==> flow/design.v <==
module cordic_phase_shifter #(parameter DEPTH = 1, LOG2_PHASE_SCALE = 1)(
input clk,
input rst_n,
input signed [8:0] x_in,
input signed [8:0] y_in,
input signed [31:0] p,
output reg signed [8:0] x_out,
output reg signed [8:0] y_out,
output reg signed [31:0] phase_final
);
wire signed [31:0] atan_table [0:30];
   assign atan_table[0]  = 32'b00100000000000000000000000000000; 
   assign atan_table[1]  = 32'b00010010111001000000010100011101; 
   assign atan_table[2]  = 32'b00001001111110110011100001011011; 
   assign atan_table[3]  = 32'b00000101000100010001000111010100; 
   assign atan_table[4]  = 32'b00000010100010110000110101000011;
   assign atan_table[5]  = 32'b00000001010001011101011111100001;
   assign atan_table[6]  = 32'b00000000101000101111011000011110;
   assign atan_table[7]  = 32'b00000000010100010111110001010101;
   assign atan_table[8]  = 32'b00000000001010001011111001010011;
   assign atan_table[9]  = 32'b00000000000101000101111100101110;
   assign atan_table[10] = 32'b00000000000010100010111110011000;
   assign atan_table[11] = 32'b00000000000001010001011111001100;
   assign atan_table[12] = 32'b00000000000000101000101111100110;
   assign atan_table[13] = 32'b00000000000000010100010111110011;
   assign atan_table[14] = 32'b00000000000000001010001011111001;
   assign atan_table[15] = 32'b00000000000000000101000101111101;
   assign atan_table[16] = 32'b00000000000000000010100010111110;
   assign atan_table[17] = 32'b00000000000000000001010001011111;
   assign atan_table[18] = 32'b00000000000000000000101000101111;
   assign atan_table[19] = 32'b00000000000000000000010100011000;
   assign atan_table[20] = 32'b00000000000000000000001010001100;
   assign atan_table[21] = 32'b00000000000000000000000101000110;
   assign atan_table[22] = 32'b00000000000000000000000010100011;
   assign atan_table[23] = 32'b00000000000000000000000001010001;
   assign atan_table[24] = 32'b00000000000000000000000000101000;
   assign atan_table[25] = 32'b00000000000000000000000000010100;
   assign atan_table[26] = 32'b00000000000000000000000000001010;
   assign atan_table[27] = 32'b00000000000000000000000000000101;
   assign atan_table[28] = 32'b00000000000000000000000000000010;
   assign atan_table[29] = 32'b00000000000000000000000000000001;
   assign atan_table[30] = 32'b00000000000000000000000000000000;
reg signed [8:0] next_x_out, next_y_out;
reg signed [31:0] next_phase_final;
wire signed [31:0] atan_val;
always @(posedge clk) begin
    if (!rst_n) begin
        x_out <= x_in;
        y_out <= y_in;
        phase_final <= p;
    end 
    else begin
        x_out <= next_x_out;
        y_out <= next_y_out;
        phase_final <= next_phase_final;
    end
end
localparam [8:0] DEPTH_CASTED = DEPTH[8:0];
assign atan_val = atan_table[DEPTH_CASTED] >>> LOG2_PHASE_SCALE;
always @* begin
    next_x_out = x_in + (y_in >>> DEPTH_CASTED);
    next_y_out = y_in - (x_in >>> DEPTH_CASTED);
    next_phase_final = p + atan_val;
    if (p[31] == 1'b0) begin
        next_x_out = x_in - (y_in >>> DEPTH_CASTED);
        next_y_out = y_in + (x_in >>> DEPTH_CASTED);
        next_phase_final = p - atan_val;
    end
end
endmodule
module pipeline(
input clk,
input rst_n,
input signed [8:0] x_in,
input signed [8:0] y_in,
input signed [31:0] phase_in,
input in_valid,
output signed [8:0] x_out,
output signed [8:0] y_out,
output signed [31:0] phase_out,
output out_valid
);
    wire signed [8:0] x_stage [0:31];
    wire signed [8:0] y_stage [0:31];
    wire signed [31:0] phase_stage [0:31];
    assign x_stage[0] = x_in;
    assign y_stage[0] = y_in;
    assign phase_stage[0] = phase_in;
genvar i;
generate
        for (i = 0; i < 31; i = i + 1) begin : cordic_stages
            cordic_phase_shifter #(
                .DEPTH(i),
                .LOG2_PHASE_SCALE(0)
            ) stage_inst (
                .clk(clk),
                .rst_n(rst_n),
                .x_in(x_stage[i]),
                .y_in(y_stage[i]),
                .p(phase_stage[i]),
                .x_out(x_stage[i+1]),
                .y_out(y_stage[i+1]),
                .phase_final(phase_stage[i+1])
            );
        end
endgenerate
    reg [30:0] valid_stage;
    always @(posedge clk) begin
        if (!rst_n)
            valid_stage <= 31'd0;
        else
            valid_stage <= {valid_stage[29:0], in_valid};
    end
    assign out_valid = valid_stage[30];
    assign x_out = x_stage[31];
    assign y_out = y_stage[31];
    assign phase_out = phase_stage[31];
endmodule
# ---- Step by step through the tools: pipeline
# Each step is given for the RTL above and for the edited RTL.
# Lines under "before" count in the file above, lines under "after" in the edited file.
# "diff": "after" minus "before" as printed here. "change_rel_pct": 100 x difference / "before".
# A cell with n/a has no value.
dict set report inputs {
  design {pipeline}
  clk_port {clk}
  cell_library {sky130hd}
  pvt_corner {tt_025C_1v80}
}

# ---- Edit of the RTL
# Unified diff, file above to edited file.
# The edited RTL no longer does the same as the RTL above: the edit was made by script, with no optimisation intended.
# begin of diff
@@ -5,5 +5,5 @@
 input signed [8:0] y_in,
 input signed [31:0] p,
-output reg signed [8:0] x_out,
+output reg signed [7:0] x_out,
 output reg signed [8:0] y_out,
 output reg signed [31:0] phase_final
# end of diff

# ---- Elaborated design
# Source: Yosys, flattened and elaborated. Widths are those after wreduce; folded enables and synchronous resets count as part of the registers. Registers that Yosys merges into a memory's read port (data or address) are not register bits. Print and check cells do not count. Equal cells are merged and count once.
# item before after diff change_rel_pct
set classes {}
lappend classes {n_addsub 183 183 0 0.00}
lappend classes {n_mux 184 184 0 0.00}
# op before after diff change_rel_pct
set op_table {}
lappend op_table {{two-way mux 9 bit} 124 62 -62 -50.00}
lappend op_table {{two-way mux 8 bit} 0 62 62 n/a}
lappend op_table {{adder 8 x 1 -> 8 bit} 0 23 23 n/a}
lappend op_table {{subtractor 8 x 1 -> 8 bit} 0 23 23 n/a}
lappend op_table {{adder 9 x 1 -> 9 bit} 46 24 -22 -47.83}
lappend op_table {{subtractor 9 x 1 -> 9 bit} 46 24 -22 -47.83}
lappend op_table {{adder 9 x 8 -> 9 bit} 2 0 -2 -100.00}
lappend op_table {{subtractor 9 x 8 -> 9 bit} 2 0 -2 -100.00}
lappend op_table {{subtractor 8 bit} 0 2 2 n/a}
lappend op_table {{adder 9 x 2 -> 9 bit} 2 1 -1 -50.00}
lappend op_table {{adder 9 x 3 -> 9 bit} 2 1 -1 -50.00}
lappend op_table {{adder 9 x 4 -> 9 bit} 2 1 -1 -50.00}
lappend op_table {{adder 9 x 5 -> 9 bit} 2 1 -1 -50.00}
lappend op_table {{adder 9 x 6 -> 9 bit} 2 1 -1 -50.00}
lappend op_table {{adder 9 x 7 -> 9 bit} 2 1 -1 -50.00}
lappend op_table {{subtractor 9 x 2 -> 9 bit} 2 1 -1 -50.00}
lappend op_table {{subtractor 9 x 3 -> 9 bit} 2 1 -1 -50.00}
lappend op_table {{subtractor 9 x 4 -> 9 bit} 2 1 -1 -50.00}
lappend op_table {{subtractor 9 x 5 -> 9 bit} 2 1 -1 -50.00}
lappend op_table {{subtractor 9 x 6 -> 9 bit} 2 1 -1 -50.00}
lappend op_table {{subtractor 9 x 7 -> 9 bit} 2 1 -1 -50.00}
lappend op_table {{subtractor 9 bit} 2 1 -1 -50.00}
lappend op_table {{adder 8 x 2 -> 8 bit} 0 1 1 n/a}
lappend op_table {{adder 8 x 3 -> 8 bit} 0 1 1 n/a}
lappend op_table {{adder 8 x 4 -> 8 bit} 0 1 1 n/a}
lappend op_table {{adder 8 x 5 -> 8 bit} 0 1 1 n/a}
lappend op_table {{adder 8 x 6 -> 8 bit} 0 1 1 n/a}
lappend op_table {{adder 8 x 7 -> 8 bit} 0 1 1 n/a}
# The list need not be complete.
# item before after diff change_rel_pct
set word_totals {}
lappend word_totals {regBits 1581 1550 -31 -1.96}
lappend word_totals {input_bits 53 53 0 0.00}
lappend word_totals {elab_cells 461 461 0 0.00}

# ---- Logic depth
# Depth = most cells in a row (Yosys ltp): at word level without a register or memory, in the mapped netlist without a sequential cell, where the memories' decode and read muxes count.
# item before after diff change_rel_pct
set logic_depth {}
lappend logic_depth {ltp_word 3 3 0 0.00}
lappend logic_depth {abc_area 0 0 n/a n/a}
lappend logic_depth {ltp_mapped 16 16 0 0.00}
lappend logic_depth {depth_no_buf 16 16 0 0.00}

# ---- After synthesis
# Yosys stat after the flow's synthesis: flattened, memories mapped to cells. It holds for the ABC_AREA given above (unset counts as 0); a run with the other value may have another netlist.
# item before after diff change_rel_pct
set mapped {}
lappend mapped {stdcells 12039 11691 -348 -2.89}
lappend mapped {yosys_area_um2 110110.6 107244.1 -2866.5 -2.60}
lappend mapped {ffs 1581 1550 -31 -1.96}
# cell_type before after diff change_rel_pct
set by_type {}
lappend by_type {sky130_fd_sc_hd__nand2_1 673 582 -91 -13.52}
lappend by_type {sky130_fd_sc_hd__a21o_1 722 635 -87 -12.05}
lappend by_type {sky130_fd_sc_hd__clkbuf_1 308 267 -41 -13.31}
lappend by_type {sky130_fd_sc_hd__ha_1 1378 1345 -33 -2.39}
lappend by_type {sky130_fd_sc_hd__dfxtp_1 1581 1550 -31 -1.96}
lappend by_type {sky130_fd_sc_hd__o21bai_1 219 250 31 14.16}
lappend by_type {sky130_fd_sc_hd__a211oi_1 65 91 26 40.00}
lappend by_type {sky130_fd_sc_hd__and3_1 95 70 -25 -26.32}
lappend by_type {sky130_fd_sc_hd__mux2_2 987 964 -23 -2.33}
lappend by_type {sky130_fd_sc_hd__o21ai_0 502 522 20 3.98}
lappend by_type {sky130_fd_sc_hd__o31ai_1 93 73 -20 -21.51}
lappend by_type {sky130_fd_sc_hd__and2_1 96 78 -18 -18.75}
lappend by_type {sky130_fd_sc_hd__o2111ai_1 25 9 -16 -64.00}
lappend by_type {sky130_fd_sc_hd__nor2b_1 144 129 -15 -10.42}
lappend by_type {sky130_fd_sc_hd__inv_1 578 591 13 2.25}
lappend by_type {sky130_fd_sc_hd__o211ai_1 54 41 -13 -24.07}
lappend by_type {sky130_fd_sc_hd__or2_2 25 13 -12 -48.00}
lappend by_type {sky130_fd_sc_hd__o21ai_1 15 5 -10 -66.67}
# The list need not be complete.
# The figures by module come from a second, unflattened synthesis with its own total; it is not the netlist above.
# item before after diff change_rel_pct
set hier_totals {}
lappend hier_totals {cells_unflattened 13892 13887 -5 -0.04}
lappend hier_totals {area_unflattened_um2 120684.5 119997.6 -686.9 -0.57}
# Rows give one instance, submodules left out.
# mod instances cells mod_area_um2 seq_area_um2
set modules_before {}
lappend modules_before {cordic_phase_shifter 1 562 4524.3 1001.0}
lappend modules_before {cordic_phase_shifter 1 541 4478.0 1001.0}
lappend modules_before {cordic_phase_shifter 1 522 4256.6 1001.0}
lappend modules_before {cordic_phase_shifter 1 494 4226.6 1001.0}
lappend modules_before {cordic_phase_shifter 1 487 4136.5 1001.0}
lappend modules_before {cordic_phase_shifter 1 475 4103.9 1001.0}
lappend modules_before {cordic_phase_shifter 1 486 4087.7 1001.0}
lappend modules_before {cordic_phase_shifter 1 461 4080.2 1001.0}
lappend modules_before {cordic_phase_shifter 1 473 4060.1 1001.0}
lappend modules_before {cordic_phase_shifter 1 485 4040.1 1001.0}
lappend modules_before {cordic_phase_shifter 1 480 4017.6 1001.0}
lappend modules_before {cordic_phase_shifter 1 448 3998.8 1001.0}
lappend modules_before {cordic_phase_shifter 1 471 3992.6 1001.0}
lappend modules_before {cordic_phase_shifter 1 465 3986.3 1001.0}
# before: Modules not listed: 18.
# mod instances cells mod_area_um2 seq_area_um2
set modules_after {}
lappend modules_after {cordic_phase_shifter 1 531 4340.4 980.9}
lappend modules_after {cordic_phase_shifter 1 522 4304.1 980.9}
lappend modules_after {cordic_phase_shifter 1 494 4227.8 980.9}
lappend modules_after {cordic_phase_shifter 1 528 4219.0 980.9}
lappend modules_after {cordic_phase_shifter 1 499 4209.0 980.9}
lappend modules_after {cordic_phase_shifter 1 494 4196.5 980.9}
lappend modules_after {cordic_phase_shifter 1 514 4189.0 980.9}
lappend modules_after {cordic_phase_shifter 1 489 4147.7 980.9}
lappend modules_after {cordic_phase_shifter 1 480 4058.9 980.9}
lappend modules_after {cordic_phase_shifter 1 499 4053.9 980.9}
lappend modules_after {cordic_phase_shifter 1 476 4031.4 980.9}
lappend modules_after {cordic_phase_shifter 1 484 3986.3 980.9}
lappend modules_after {cordic_phase_shifter 1 472 3976.3 980.9}
lappend modules_after {cordic_phase_shifter 1 472 3968.8 980.9}
# after: Modules not listed: 18.

# ---- Path before layout
# Path of least setup slack by OpenSTA after synthesis, without wires, with an ideal clock, recovery checks aside; 20% of the period is set as input and as output delay. Where synthesis merged equal registers, the netlist keeps one of their names.
# item before after diff change_rel_pct
set synth_timing {}
lappend synth_timing {kind reg-to-reg reg-to-reg n/a n/a}
lappend synth_timing {startpoint {register cordic_stages[0].stage_inst.phase_final[31]} {register cordic_stages[0].stage_inst.phase_final[31]} n/a n/a}
lappend synth_timing {endpoint {register cordic_stages[1].stage_inst.phase_final[25]} {register cordic_stages[1].stage_inst.phase_final[27]} n/a n/a}
lappend synth_timing {period_ps 10000 10000 0 0.00}
lappend synth_timing {setup_time_ps 121 121 0 n/a}
lappend synth_timing {launch_ps 0 0 0 n/a}
lappend synth_timing {arrival_ps 3987 4101 114 2.86}
lappend synth_timing {required_time_ps 9879 9879 0 0.00}
lappend synth_timing {setup_slack_ps 5892 5778 -114 n/a}
lappend synth_timing {delay_ps 4108 4222 114 2.78}
lappend synth_timing {stages 15 15 0 0.00}
lappend synth_timing {n_path_buf 2 2 0 0.00}
lappend synth_timing {synth_period_reached_ps 4108 4222 114 2.78}
# "delay_ps" is the arrival time less input delay plus setup time.
# "stages" counts driving pins, that of a launching flip-flop among them; a cell with two outputs on the path counts twice.
# "synth_period_reached_ps" = period - worst setup slack (recovery checks aside). The figure is calculated, with input and output delays left at 20% of the set period.
# Between the ends stands the longest chain of elaborated cells between them, by number of cells; it is not shown to be the way that was timed. Of several equally long chains one is given.
# Each line given opens the expression or statement behind the cell; cells for indexed reads and writes are added by Yosys, which also makes memories of some case tables.
dict set report synth_between_before {
  cell_sequence {sky130_fd_sc_hd__dfxtp_1 > sky130_fd_sc_hd__clkbuf_1 > sky130_fd_sc_hd__buf_1 > sky130_fd_sc_hd__inv_1 > sky130_fd_sc_hd__ha_1 > sky130_fd_sc_hd__a21oi_1 > sky130_fd_sc_hd__nor2_1 > sky130_fd_sc_hd__or4b_4 > sky130_fd_sc_hd__a221oi_2 > sky130_fd_sc_hd__o21ai_1 > sky130_fd_sc_hd__o21a_2 > sky130_fd_sc_hd__a41o_4 > sky130_fd_sc_hd__a31oi_4 > sky130_fd_sc_hd__xnor2_1 > sky130_fd_sc_hd__mux2_4}
  elab_chain_cells 2
  cells_between 2
  cone_lines 2
  cone_classes {mux: 2}
}
# item line_no
set synth_lines_before {}
lappend synth_lines_before {{start, declared} 9} ;# output reg signed [31:0] phase_final
lappend synth_lines_before {{start, assigned} 50} ;# phase_final <= p;
lappend synth_lines_before {{start, assigned} 55} ;# phase_final <= next_phase_final;
lappend synth_lines_before {{two-way mux 32 bit} 64} ;# if (p[31] == 1'b0) begin
lappend synth_lines_before {{two-way mux 32 bit} 47} ;# if (!rst_n) begin
lappend synth_lines_before {{end, assigned} 50}
lappend synth_lines_before {{end, assigned} 55}
lappend synth_lines_before {{end, declared} 9}
dict set report synth_between_after {
  cell_sequence {sky130_fd_sc_hd__dfxtp_1 > sky130_fd_sc_hd__clkbuf_1 > sky130_fd_sc_hd__clkbuf_1 > sky130_fd_sc_hd__inv_1 > sky130_fd_sc_hd__ha_1 > sky130_fd_sc_hd__a211oi_1 > sky130_fd_sc_hd__o21ai_0 > sky130_fd_sc_hd__a31oi_1 > sky130_fd_sc_hd__a2111oi_0 > sky130_fd_sc_hd__a211o_1 > sky130_fd_sc_hd__a21o_1 > sky130_fd_sc_hd__a31o_2 > sky130_fd_sc_hd__a221o_1 > sky130_fd_sc_hd__xnor2_1 > sky130_fd_sc_hd__mux2_2}
  elab_chain_cells 2
  cells_between 2
  cone_lines 2
  cone_classes {mux: 2}
}
# item line_no
set synth_lines_after {}
lappend synth_lines_after {{start, declared} 9} ;# output reg signed [31:0] phase_final
lappend synth_lines_after {{start, assigned} 50} ;# phase_final <= p;
lappend synth_lines_after {{start, assigned} 55} ;# phase_final <= next_phase_final;
lappend synth_lines_after {{two-way mux 32 bit} 64} ;# if (p[31] == 1'b0) begin
lappend synth_lines_after {{two-way mux 32 bit} 47} ;# if (!rst_n) begin
lappend synth_lines_after {{end, assigned} 50}
lappend synth_lines_after {{end, assigned} 55}
lappend synth_lines_after {{end, declared} 9}

# ---- Path in the finished layout
# Path of least setup slack in the final report of each run of pair 1 (OpenROAD, finished layout, wires in). Where an end is a register, its clock arrival counts in the times.
# The path's times are printed in steps of 10 ps; the period is the one set.
# item before after diff change_rel_pct
set layout_timing {}
lappend layout_timing {kind reg-to-reg reg-to-reg n/a n/a}
lappend layout_timing {startpoint {register cordic_stages[22].stage_inst.phase_final[31]} {register cordic_stages[7].stage_inst.phase_final[31]} n/a n/a}
lappend layout_timing {endpoint {register cordic_stages[23].stage_inst.phase_final[26]} {register cordic_stages[8].stage_inst.phase_final[29]} n/a n/a}
lappend layout_timing {period_ps 10000 10000 0 0.00}
lappend layout_timing {setup_time_ps 100 120 20 n/a}
lappend layout_timing {launch_ps 880 830 -50 -5.68}
lappend layout_timing {arrival_ps 5660 5410 -250 -4.42}
lappend layout_timing {required_time_ps 10760 10700 -60 -0.56}
lappend layout_timing {setup_slack_ps 5090 5290 200 n/a}
lappend layout_timing {stages 13 14 1 7.69}
lappend layout_timing {n_path_buf 0 1 1 n/a}
# Between the ends stands the longest chain of elaborated cells between them, by number of cells; it is not shown to be the way that was timed. Of several equally long chains one is given.
dict set report layout_between_before {
  cell_sequence {sky130_fd_sc_hd__dfxtp_1 > sky130_fd_sc_hd__clkinv_1 > sky130_fd_sc_hd__ha_1 > sky130_fd_sc_hd__nor2b_1 > sky130_fd_sc_hd__o21ai_0 > sky130_fd_sc_hd__a2111o_1 > sky130_fd_sc_hd__a31oi_1 > sky130_fd_sc_hd__o211ai_1 > sky130_fd_sc_hd__a21oi_1 > sky130_fd_sc_hd__o21ai_0 > sky130_fd_sc_hd__a21oi_1 > sky130_fd_sc_hd__o21ai_0 > sky130_fd_sc_hd__a31o_2}
  elab_chain_cells 2
  cells_between 2
  cone_lines 2
  cone_classes {mux: 2}
}
# item line_no
set layout_lines_before {}
lappend layout_lines_before {{start, declared} 9} ;# output reg signed [31:0] phase_final
lappend layout_lines_before {{start, assigned} 50} ;# phase_final <= p;
lappend layout_lines_before {{start, assigned} 55} ;# phase_final <= next_phase_final;
lappend layout_lines_before {{two-way mux 32 bit} 64} ;# if (p[31] == 1'b0) begin
lappend layout_lines_before {{two-way mux 32 bit} 47} ;# if (!rst_n) begin
lappend layout_lines_before {{end, assigned} 50}
lappend layout_lines_before {{end, assigned} 55}
lappend layout_lines_before {{end, declared} 9}
dict set report layout_between_after {
  cell_sequence {sky130_fd_sc_hd__dfxtp_1 > sky130_fd_sc_hd__buf_4 > sky130_fd_sc_hd__inv_1 > sky130_fd_sc_hd__ha_1 > sky130_fd_sc_hd__o21ai_0 > sky130_fd_sc_hd__o21bai_1 > sky130_fd_sc_hd__o21ai_0 > sky130_fd_sc_hd__o31ai_1 > sky130_fd_sc_hd__a311oi_1 > sky130_fd_sc_hd__o31ai_1 > sky130_fd_sc_hd__nand2_1 > sky130_fd_sc_hd__o21ai_0 > sky130_fd_sc_hd__xor2_1 > sky130_fd_sc_hd__mux2_2}
  elab_chain_cells 2
  cells_between 2
  cone_lines 2
  cone_classes {mux: 2}
}
# item line_no
set layout_lines_after {}
lappend layout_lines_after {{start, declared} 9} ;# output reg signed [31:0] phase_final
lappend layout_lines_after {{start, assigned} 50} ;# phase_final <= p;
lappend layout_lines_after {{start, assigned} 55} ;# phase_final <= next_phase_final;
lappend layout_lines_after {{two-way mux 32 bit} 64} ;# if (p[31] == 1'b0) begin
lappend layout_lines_after {{two-way mux 32 bit} 47} ;# if (!rst_n) begin
lappend layout_lines_after {{end, assigned} 50}
lappend layout_lines_after {{end, assigned} 55}
lappend layout_lines_after {{end, declared} 9}

# ---- Measured runs
# Both versions went through the flow (Yosys, OpenROAD) with the same settings in each pair. Constraints: input delay and output delay 20% of the set period each, output load 0.01 pF.
dict set report settings_pair_1 {
  CORE_UTILIZATION 40
  period_ns 10.0
  CAP_MARGIN 20
  CORE_MARGIN 2
  SLEW_MARGIN 20
}
# item before after diff change_rel_pct
set measured_pair_1 {}
lappend measured_pair_1 {synthArea_um2 110110.6 107244.1 -2866.5 -2.60}
lappend measured_pair_1 {final_die_area_um2 279492.0 272270.0 -7222.0 -2.58}
lappend measured_pair_1 {final_cell_area_um2 121069.0 118331.0 -2738.0 -2.26}
lappend measured_pair_1 {finish.utilization_pct 44.2 44.3 0.1 n/a}
lappend measured_pair_1 {setup_ws_ps 5094 5291 197 n/a}
lappend measured_pair_1 {tns_ps 0 0 0 n/a}
lappend measured_pair_1 {worst_hold_slack_ps 321 304 -17 n/a}
lappend measured_pair_1 {timing.achieved_period_ps 4906 4709 -197 -4.02}
dict set report settings_pair_2 {
  CAP_MARGIN 40
  CORE_ASPECT_RATIO 0.98
  CORE_MARGIN 7
  CORE_UTILIZATION 51
  CTS_CLUSTER_SIZE 28
  GPL_ROUTABILITY_DRIVEN 0
  PLACE_DENSITY_LB_ADDON 0.1
  SETUP_SLACK_MARGIN 0.48
  period_ns 3.14
  SLEW_MARGIN 20
}
# item before after diff change_rel_pct
set measured_pair_2 {}
lappend measured_pair_2 {synthArea_um2 110110.6 107244.1 -2866.5 -2.60}
lappend measured_pair_2 {final_die_area_um2 229110.0 223317.0 -5793.0 -2.53}
lappend measured_pair_2 {final_cell_area_um2 136421.0 135146.0 -1275.0 -0.93}
lappend measured_pair_2 {finish.utilization_pct 63.7 64.7 1.0 n/a}
lappend measured_pair_2 {setup_ws_ps -84 -97 -13 n/a}
lappend measured_pair_2 {tns_ps -176 -201 -25 n/a}
lappend measured_pair_2 {worst_hold_slack_ps 244 234 -10 n/a}
lappend measured_pair_2 {timing.achieved_period_ps 3224 3237 13 0.40}
# "timing.achieved_period_ps" means the clock period less the worst setup slack. The figure is calculated, with input and output delays left at 20% of the set period.
